==> flow/design.v <==
module uart_rx
  #(parameter CLKS_PER_BIT = 104)
  (
   input        i_Clock,
   input        i_Rst,
   input        i_Rx_Serial,
   output reg [15:0] o_Rx_Byte,
  output reg square_wave,
  output reg pin1,
  output  reg pin2
  );
  parameter s_IDLE         = 3'b000;
  parameter s_RX_START_BIT = 3'b001;
  parameter s_RX_DATA_BITS = 3'b010;
  parameter s_RX_STOP_BIT  = 3'b011;
  parameter s_CLEANUP      = 3'b100;
  reg  [7:0] data_check;
  reg [7:0] first_8bit;
  reg [7:0] second_8bit;
  reg           r_Rx_Data_R;
  reg           r_Rx_Data;
  reg [15:0]     r_Clock_Count;
  reg [4:0]     r_Bit_Index;  
  reg [15:0]     r_Rx_Byte;
  reg [2:0]     r_SM_Main;
wire [60:0] distZ = 61'hFFFFFFFFFFFFFF;
reg [23:0] counter;
reg toggle;
reg toggle_n;
wire [23:0] store;
wire [15:0] distA;
reg [15:0] distB;
reg stop;
reg [15:0] rpm;
assign distA =40*distZ;
assign store = (rpm == 16'd0) ? 24'hFFFFFF : (18 * 100000)/ rpm;
  always @(posedge i_Clock)
    begin
    if (i_Rst)
    begin
      r_Rx_Data_R <= 1'b1;
      r_Rx_Data   <= 1'b1;
      o_Rx_Byte   <= 16'd0;
      rpm         <= 16'd0;
      counter     <= 24'd0;
      toggle      <= 1'b1;
      distB       <= 16'd0;
      stop        <= 1'b0;
      square_wave <= 1'b1;
      pin1        <= 1'b0;
      pin2        <= 1'b0;
    end
    else
    begin
      r_Rx_Data_R <= i_Rx_Serial;
      r_Rx_Data   <= i_Rx_Serial;
     o_Rx_Byte[15:8] <= second_8bit;
     o_Rx_Byte[7:0] <= first_8bit;
     rpm <= {second_8bit, first_8bit};
toggle_n = toggle;
if (stop==0)
begin
counter <= counter + 1;
if (counter >= store )
begin
toggle_n = ~toggle;
toggle <= toggle_n;
counter<=0;
if (second_8bit[7] == 0)
begin
pin1 <= 0;
pin2 <= 1;
end
else
begin
pin1 <= 1;
pin2 <= 0;
end
if (toggle_n==0)
begin
distB <= distB +1;
end
end
if (distB ==distA)
begin
stop <= 1;
end
else
begin
square_wave <= toggle_n;
end
end
end
end
always @(posedge i_Clock)
begin
    if (i_Rst)
    begin
      r_SM_Main     <= s_IDLE;
      r_Clock_Count <= 16'd0;
      r_Bit_Index   <= 5'd0;
      r_Rx_Byte     <= 16'd0;
      data_check    <= 8'h00;
      first_8bit    <= 8'h00;
      second_8bit   <= 8'h00;
    end
    else
      case (r_SM_Main)
        s_IDLE :
          begin
            r_Clock_Count <= 0;
            r_Bit_Index   <= 0;
            if (r_Rx_Data == 1'b0)           
              r_SM_Main <= s_RX_START_BIT;
            else
              r_SM_Main <= s_IDLE;
          end
        s_RX_START_BIT :
          begin
            if (r_Clock_Count == (CLKS_PER_BIT-1)/2)
              begin
                if (r_Rx_Data == 1'b0)
                  begin
                    r_Clock_Count <= 0;   
                    r_SM_Main     <= s_RX_DATA_BITS;
                  end
                else
                  r_SM_Main <= s_IDLE;
              end
            else
              begin
                r_Clock_Count <= r_Clock_Count + 1;
                r_SM_Main     <= s_RX_START_BIT;
              end
          end  
        s_RX_DATA_BITS :
          begin
            if (r_Clock_Count < CLKS_PER_BIT-1)
              begin
                r_Clock_Count <= r_Clock_Count + 1;
                r_SM_Main     <= s_RX_DATA_BITS;
              end
            else
              begin
                r_Clock_Count          <= 0;
                r_Rx_Byte[r_Bit_Index] <= r_Rx_Data;
                if (r_Bit_Index < 8)
                  begin
                    r_Bit_Index <= r_Bit_Index + 1;
                    r_SM_Main   <= s_RX_DATA_BITS;
                  end
                else
                  begin
						 if (data_check == 8'h01)
						 begin
                   first_8bit <= r_Rx_Byte[7:0];
						 data_check <= 8'h00;
						 end
						 if (data_check == 8'h00)
						 begin
					second_8bit <= r_Rx_Byte[7:0];
						 data_check <= 8'h01;
						 end
                    r_Bit_Index <= 0;
                    r_SM_Main   <= s_RX_STOP_BIT;
                  end
              end
          end  
        s_RX_STOP_BIT :
          begin
            if (r_Clock_Count < CLKS_PER_BIT-1)
              begin
                r_Clock_Count <= r_Clock_Count + 1;
                r_SM_Main     <= s_RX_STOP_BIT;
              end
            else
              begin
                r_Clock_Count <= 0;
                r_SM_Main     <= s_CLEANUP;
              end
          end  
        s_CLEANUP :
          begin
            r_SM_Main <= s_IDLE;
          end
        default :
          r_SM_Main <= s_IDLE;
      endcase
    end
endmodule  
* Tool chain data of uart_rx
Each step is given for the RTL above and for the edited RTL.
"original" refers to lines of the RTL above, "edited" to lines of the edited file.
"change": "edited" minus "original" as printed here.
Library cell names are shortened.
Not given: n/a
- Top :: uart_rx
- Clock port :: i_Clock
- Library :: sky130hd
- Timing corner :: tt_025C_1v80

* Edit of the RTL
The edit as a unified diff against the file above.
A script made this edit; it was not meant as an optimisation.
#+begin_src diff
@@ -22,5 +22,5 @@
   reg [15:0]     r_Clock_Count;
   reg [4:0]     r_Bit_Index;  
-  reg [15:0]     r_Rx_Byte;
+  reg [23:0]     r_Rx_Byte;
   reg [2:0]     r_SM_Main;
 wire [60:0] distZ = 61'hFFFFFFFFFFFFFF;
#+end_src

* Word-level counts
Counts by Yosys on the flattened word-level netlist (proc, flatten, opt, wreduce; memories kept). Register bits leave out memories and registers merged into their read ports (data or address). Print and check cells are left out. Cells with the same type and inputs are merged into one.
** Bit counts
- bits in registers :: original 142, edited 150, change +8
- cells after elaboration :: original 84, edited 84, change 0
- bits of input ports :: original 3, edited 3, change 0
** Cells by class
- equal/unequal tests :: original 8, edited 8, change 0
- $lt $le $gt $ge :: original 3, edited 3, change 0
- shift-type cells :: original 2, edited 2, change 0
- muxes and demuxes :: original 23, edited 23, change 0
- $add $sub $neg :: original 5, edited 5, change 0
- divide/modulo/power cells :: original 1, edited 1, change 0
- bitwise operators :: original 8, edited 8, change 0
- reductions and logical operators :: original 16, edited 16, change 0
** Operators with widths
- 16-bit AND :: original 1, edited 0, change -1
- 16-bit inverter :: original 1, edited 0, change -1
- 16-bit OR :: original 1, edited 0, change -1
- 1-bit by 6-bit variable shift with 16-bit output :: original 1, edited 0, change -1
- 1-bit by 6-bit variable shift with 16-bit output with constant A :: original 1, edited 0, change -1
- 24-bit AND :: original 0, edited 1, change +1
- 24-bit inverter :: original 0, edited 1, change +1
- 24-bit OR :: original 0, edited 1, change +1
- 1-bit by 6-bit variable shift with 24-bit output :: original 0, edited 1, change +1
- 1-bit by 6-bit variable shift with 24-bit output with constant A :: original 0, edited 1, change +1
Operator kinds equal on both sides are left out: 35.

* Logic depth
Depth = most cells in a row (Yosys ltp): at word level without a register or memory, in the mapped netlist without a sequential cell, where the memories' decode and read muxes count.
** Depth
- depth in word-level cells :: original 5, edited 5, change 0
- ABC_AREA :: original 0, edited 0
- depth in mapped cells :: original 487, edited 525, change +38
- gate-level depth less buffers :: original 442, edited 473, change +31

* Netlist
Yosys stat after the flow's synthesis: flattened, memories mapped to cells. It holds for the ABC_AREA given above (unset counts as 0); a run with the other value may have another netlist.
** Cells by type
- nor2_1 :: original 489, edited 540, change +51
- nand3_1 :: original 158, edited 120, change -38
- nand2_1 :: original 376, edited 344, change -32
- a21oi_1 :: original 385, edited 357, change -28
- xor2_1 :: original 135, edited 111, change -24
- mux2i_1 :: original 39, edited 61, change +22
- inv_1 :: original 182, edited 161, change -21
- and2_1 :: original 50, edited 68, change +18
- nand4_1 :: original 59, edited 42, change -17
- o21ai_0 :: original 267, edited 252, change -15
- o21ai_1 :: original 19, edited 34, change +15
- nand2b_1 :: original 112, edited 124, change +12
- o31ai_1 :: original 56, edited 67, change +11
- nor4_1 :: original 38, edited 30, change -8
- and4b_1 :: original 8, edited 1, change -7
- a21boi_1 :: original 1, edited 8, change +7
- buf_4 :: original 1, edited 8, change +7
- a21o_1 :: original 126, edited 132, change +6
Cell types equal on both sides are left out: 19.
The list need not be complete.
** Synthesis totals
- mapped area (mm²) :: original 0.0299838, edited 0.0302265, change +0.0002427
- standard cells after synthesis :: original 4321, edited 4297, change -24
- mapped flip-flops :: original 114, edited 114, change 0
- buffer cells :: original 125, edited 138, change +13

* Timing after synthesis
OpenSTA on the mapped netlist: ideal clock, no wires. The path of least setup slack (recovery checks aside). Input and output delay are each 20% of the period. Register names are those of the netlist, which keeps one name where synthesis merged equal registers.
** Path after synthesis
- path type :: original register -> register, edited register -> register
- from :: original register (name not given), edited register (name not given)
- to :: original register distB[15], edited register distB[8]
- arrival (ns) :: original 86.197, edited 89.053, change +2.856
- delay of the path (ns) :: original 86.325, edited 89.181, change +2.856
- path slack (ns) :: original 13.676, edited 10.819, change -2.857
- clock period (ns) :: original 100.0, edited 100.0, change 0.0
- stages :: original 467, edited 506, change +39
- path buffers :: original 53, edited 56, change +3
- data required time (ns) :: original 99.872, edited 99.872, change 0.000
- period reached after synthesis (ns) :: original 86.324, edited 89.181, change +2.857
"delay of the path" = arrival - input delay + setup time.
"stages": output pins that drive a net of the path, with the launching flip-flop's if there is one; two outputs of one cell count as two.
"period reached after synthesis" = period - worst setup slack (recovery checks aside). The figure is calculated, with input and output delays left at 20% of the set period.
Between the ends, after synthesis, original:
- Path through :: dfxtp_1 > buf_2 > buf_2 > buf_1 > inv_1 > clkbuf_1 > buf_1 > clkbuf_1 > ha_1 > buf_2 > nor2b_1 > nand3_1 > nor4_1 > ha_1 > a21oi_1 > nand4_1 > a2111oi_1 > ha_1 > [431 not listed] > a21oi_1 > nor2b_1 > o21ai_0 > nand2b_1 > a21oi_1 > nor2b_1 > o21ai_0 > nand2b_1 > nor2b_1 > and2_1 > clkbuf_1 > nand2_1 > nor3_1 > and2_1 > and3_1 > nand4_1 > xor2_1 > nor2_1
** Ends and longest elaborated chain, after synthesis, original
- end, assigned :: RTL line 47 : distB       <= 16'd0;
- end, assigned :: RTL line 81 : distB <= distB +1;
- end, declared :: RTL line 32 : reg [15:0] distB;
original: Chain of elaborated cells between the ends: none given.
Between the ends, after synthesis, edited:
- Path through :: dfxtp_1 > buf_4 > buf_4 > inv_1 > clkbuf_1 > buf_1 > clkbuf_1 > ha_1 > buf_2 > and3_1 > and3_1 > ha_1 > a21oi_1 > nor2_1 > a32oi_1 > nor3_1 > ha_1 > nand2_1 > [470 not listed] > nor2b_1 > o21ai_0 > nand2b_1 > a21oi_1 > nor2b_1 > o21ai_0 > nand2b_1 > a21oi_1 > nor2_1 > and2_1 > clkbuf_1 > nand2_1 > nor2_1 > nand3_1 > or2_2 > clkbuf_1 > xor2_1 > nor2_1
** Ends and longest elaborated chain, after synthesis, edited
- end, assigned :: RTL line 47 : distB       <= 16'd0;
- end, assigned :: RTL line 81 : distB <= distB +1;
- end, declared :: RTL line 32 : reg [15:0] distB;
edited: Chain of elaborated cells between the ends: none given.

* Path in the finished layout
Path of least setup slack in the final report of each run of set A (OpenROAD, finished layout, wires in). Where an end is a register, its clock arrival counts in the times.
** Path after layout
- path type :: original register -> register, edited register -> register
- from :: original register (name not given), edited register (name not given)
- to :: original register distB[11], edited register distB[8]
- arrival (ns) :: original 91.37, edited 92.02, change +0.65
- data required time (ns) :: original 100.29, edited 100.30, change +0.01
- clock period (ns) :: original 100.0, edited 100.0, change 0.0
- path buffers :: original 9, edited 10, change +1
- path slack (ns) :: original 8.92, edited 8.27, change -0.65
- stages :: original 429, edited 459, change +30
Between the ends, after layout, original:
- Path through :: dfxtp_1 > inv_1 > buf_6 > nand3_1 > nor4_1 > ha_1 > a21oi_1 > nand4_1 > a2111oi_1 > ha_1 > a21oi_1 > and2_1 > nor2_1 > mux2_1 > ha_1 > nor3_1 > a2bb2oi_1 > a2111oi_1 > [393 not listed] > a21o_1 > a21oi_1 > nor2b_1 > o21ai_0 > nand2b_1 > a21oi_1 > nor2b_1 > o21ai_0 > nand2b_1 > nor2b_2 > and2_1 > nand2_1 > nor3_1 > and2_1 > and3_1 > nand4_1 > xor2_1 > nor2_1
** Ends and longest elaborated chain, after layout, original
- end, assigned :: RTL line 47 : distB       <= 16'd0;
- end, assigned :: RTL line 81 : distB <= distB +1;
- end, declared :: RTL line 32 : reg [15:0] distB;
original: Chain of elaborated cells between the ends: none given.
Between the ends, after layout, edited:
- Path through :: dfxtp_4 > inv_1 > clkbuf_8 > ha_1 > buf_4 > and3_1 > and3_1 > ha_1 > a21oi_1 > nor2_1 > a32oi_1 > nor3_1 > ha_1 > nand2_1 > o21a_1 > or3_1 > a21boi_0 > ha_1 > [423 not listed] > nand2b_1 > a21oi_1 > nor2b_1 > o21ai_0 > nand2b_1 > a21oi_1 > nor2b_1 > o21ai_0 > nand2b_1 > a21oi_1 > nor2_1 > and2_1 > nand2_1 > nor2_1 > nand3_1 > or2_2 > xor2_1 > nor2_1
** Ends and longest elaborated chain, after layout, edited
- end, assigned :: RTL line 47 : distB       <= 16'd0;
- end, assigned :: RTL line 81 : distB <= distB +1;
- end, declared :: RTL line 32 : reg [15:0] distB;
edited: Chain of elaborated cells between the ends: none given.

* Flow runs
Both versions went through the flow (Yosys, OpenROAD) with the same settings in each pair. Constraints: input delay and output delay 20% of the set period each, output load 0.01 pF.
Flow settings, set A:
- period_ns :: 100.0
- CAP_MARGIN :: 20
- CORE_MARGIN :: 2
- CORE_UTILIZATION :: 40
- SLEW_MARGIN :: 20
** Results, set A
- standard-cell area of the final layout (mm²) :: original 0.032067, edited 0.0323473, change +0.0002803
- final setup TNS (ns) :: original 0.000, edited 0.000, change 0.000
- worst-case hold slack (ns) :: original 0.416, edited 0.416, change 0.000
- clock period reached (ns) :: original 91.084, edited 91.729, change +0.645
- area of the die (mm²) :: original 0.0771645, edited 0.0777824, change +0.0006179
- post-route utilization :: original 0.431, edited 0.434, change +0.003
- setup slack of the critical path (ns) :: original 8.916, edited 8.271, change -0.645
- post-synthesis cell area (mm²) :: original 0.0299838, edited 0.0302265, change +0.0002427
Flow settings, set B:
- CELL_PAD_IN_SITES_DETAIL_PLACEMENT :: 1
- CORE_ASPECT_RATIO :: 0.64
- CORE_UTILIZATION :: 25
- GPL_ROUTABILITY_DRIVEN :: 0
- GPL_TIMING_DRIVEN :: 1
- HOLD_SLACK_MARGIN :: 0.29
- MAX_ROUTING_LAYER :: met4
- MIN_ROUTING_LAYER :: met1
- PLACE_DENSITY_LB_ADDON :: 0.17
- period_ns :: 93.5
- CAP_MARGIN :: 20
- CORE_MARGIN :: 2
- SLEW_MARGIN :: 20
** Results, set B
- standard-cell area of the final layout (mm²) :: original 0.0335972, edited 0.0346933, change +0.0010961
- final setup TNS (ns) :: original 0.000, edited 0.000, change 0.000
- worst-case hold slack (ns) :: original 0.427, edited 0.424, change -0.003
- clock period reached (ns) :: original 86.479, edited 86.792, change +0.313
- area of the die (mm²) :: original 0.122792, edited 0.123772, change +0.000980
- post-route utilization :: original 0.283, edited 0.288, change +0.005
- setup slack of the critical path (ns) :: original 7.021, edited 6.708, change -0.313
- post-synthesis cell area (mm²) :: original 0.0299838, edited 0.0302265, change +0.0002427
"clock period reached" means the clock period less the worst setup slack. The figure is calculated, with input and output delays left at 20% of the set period.
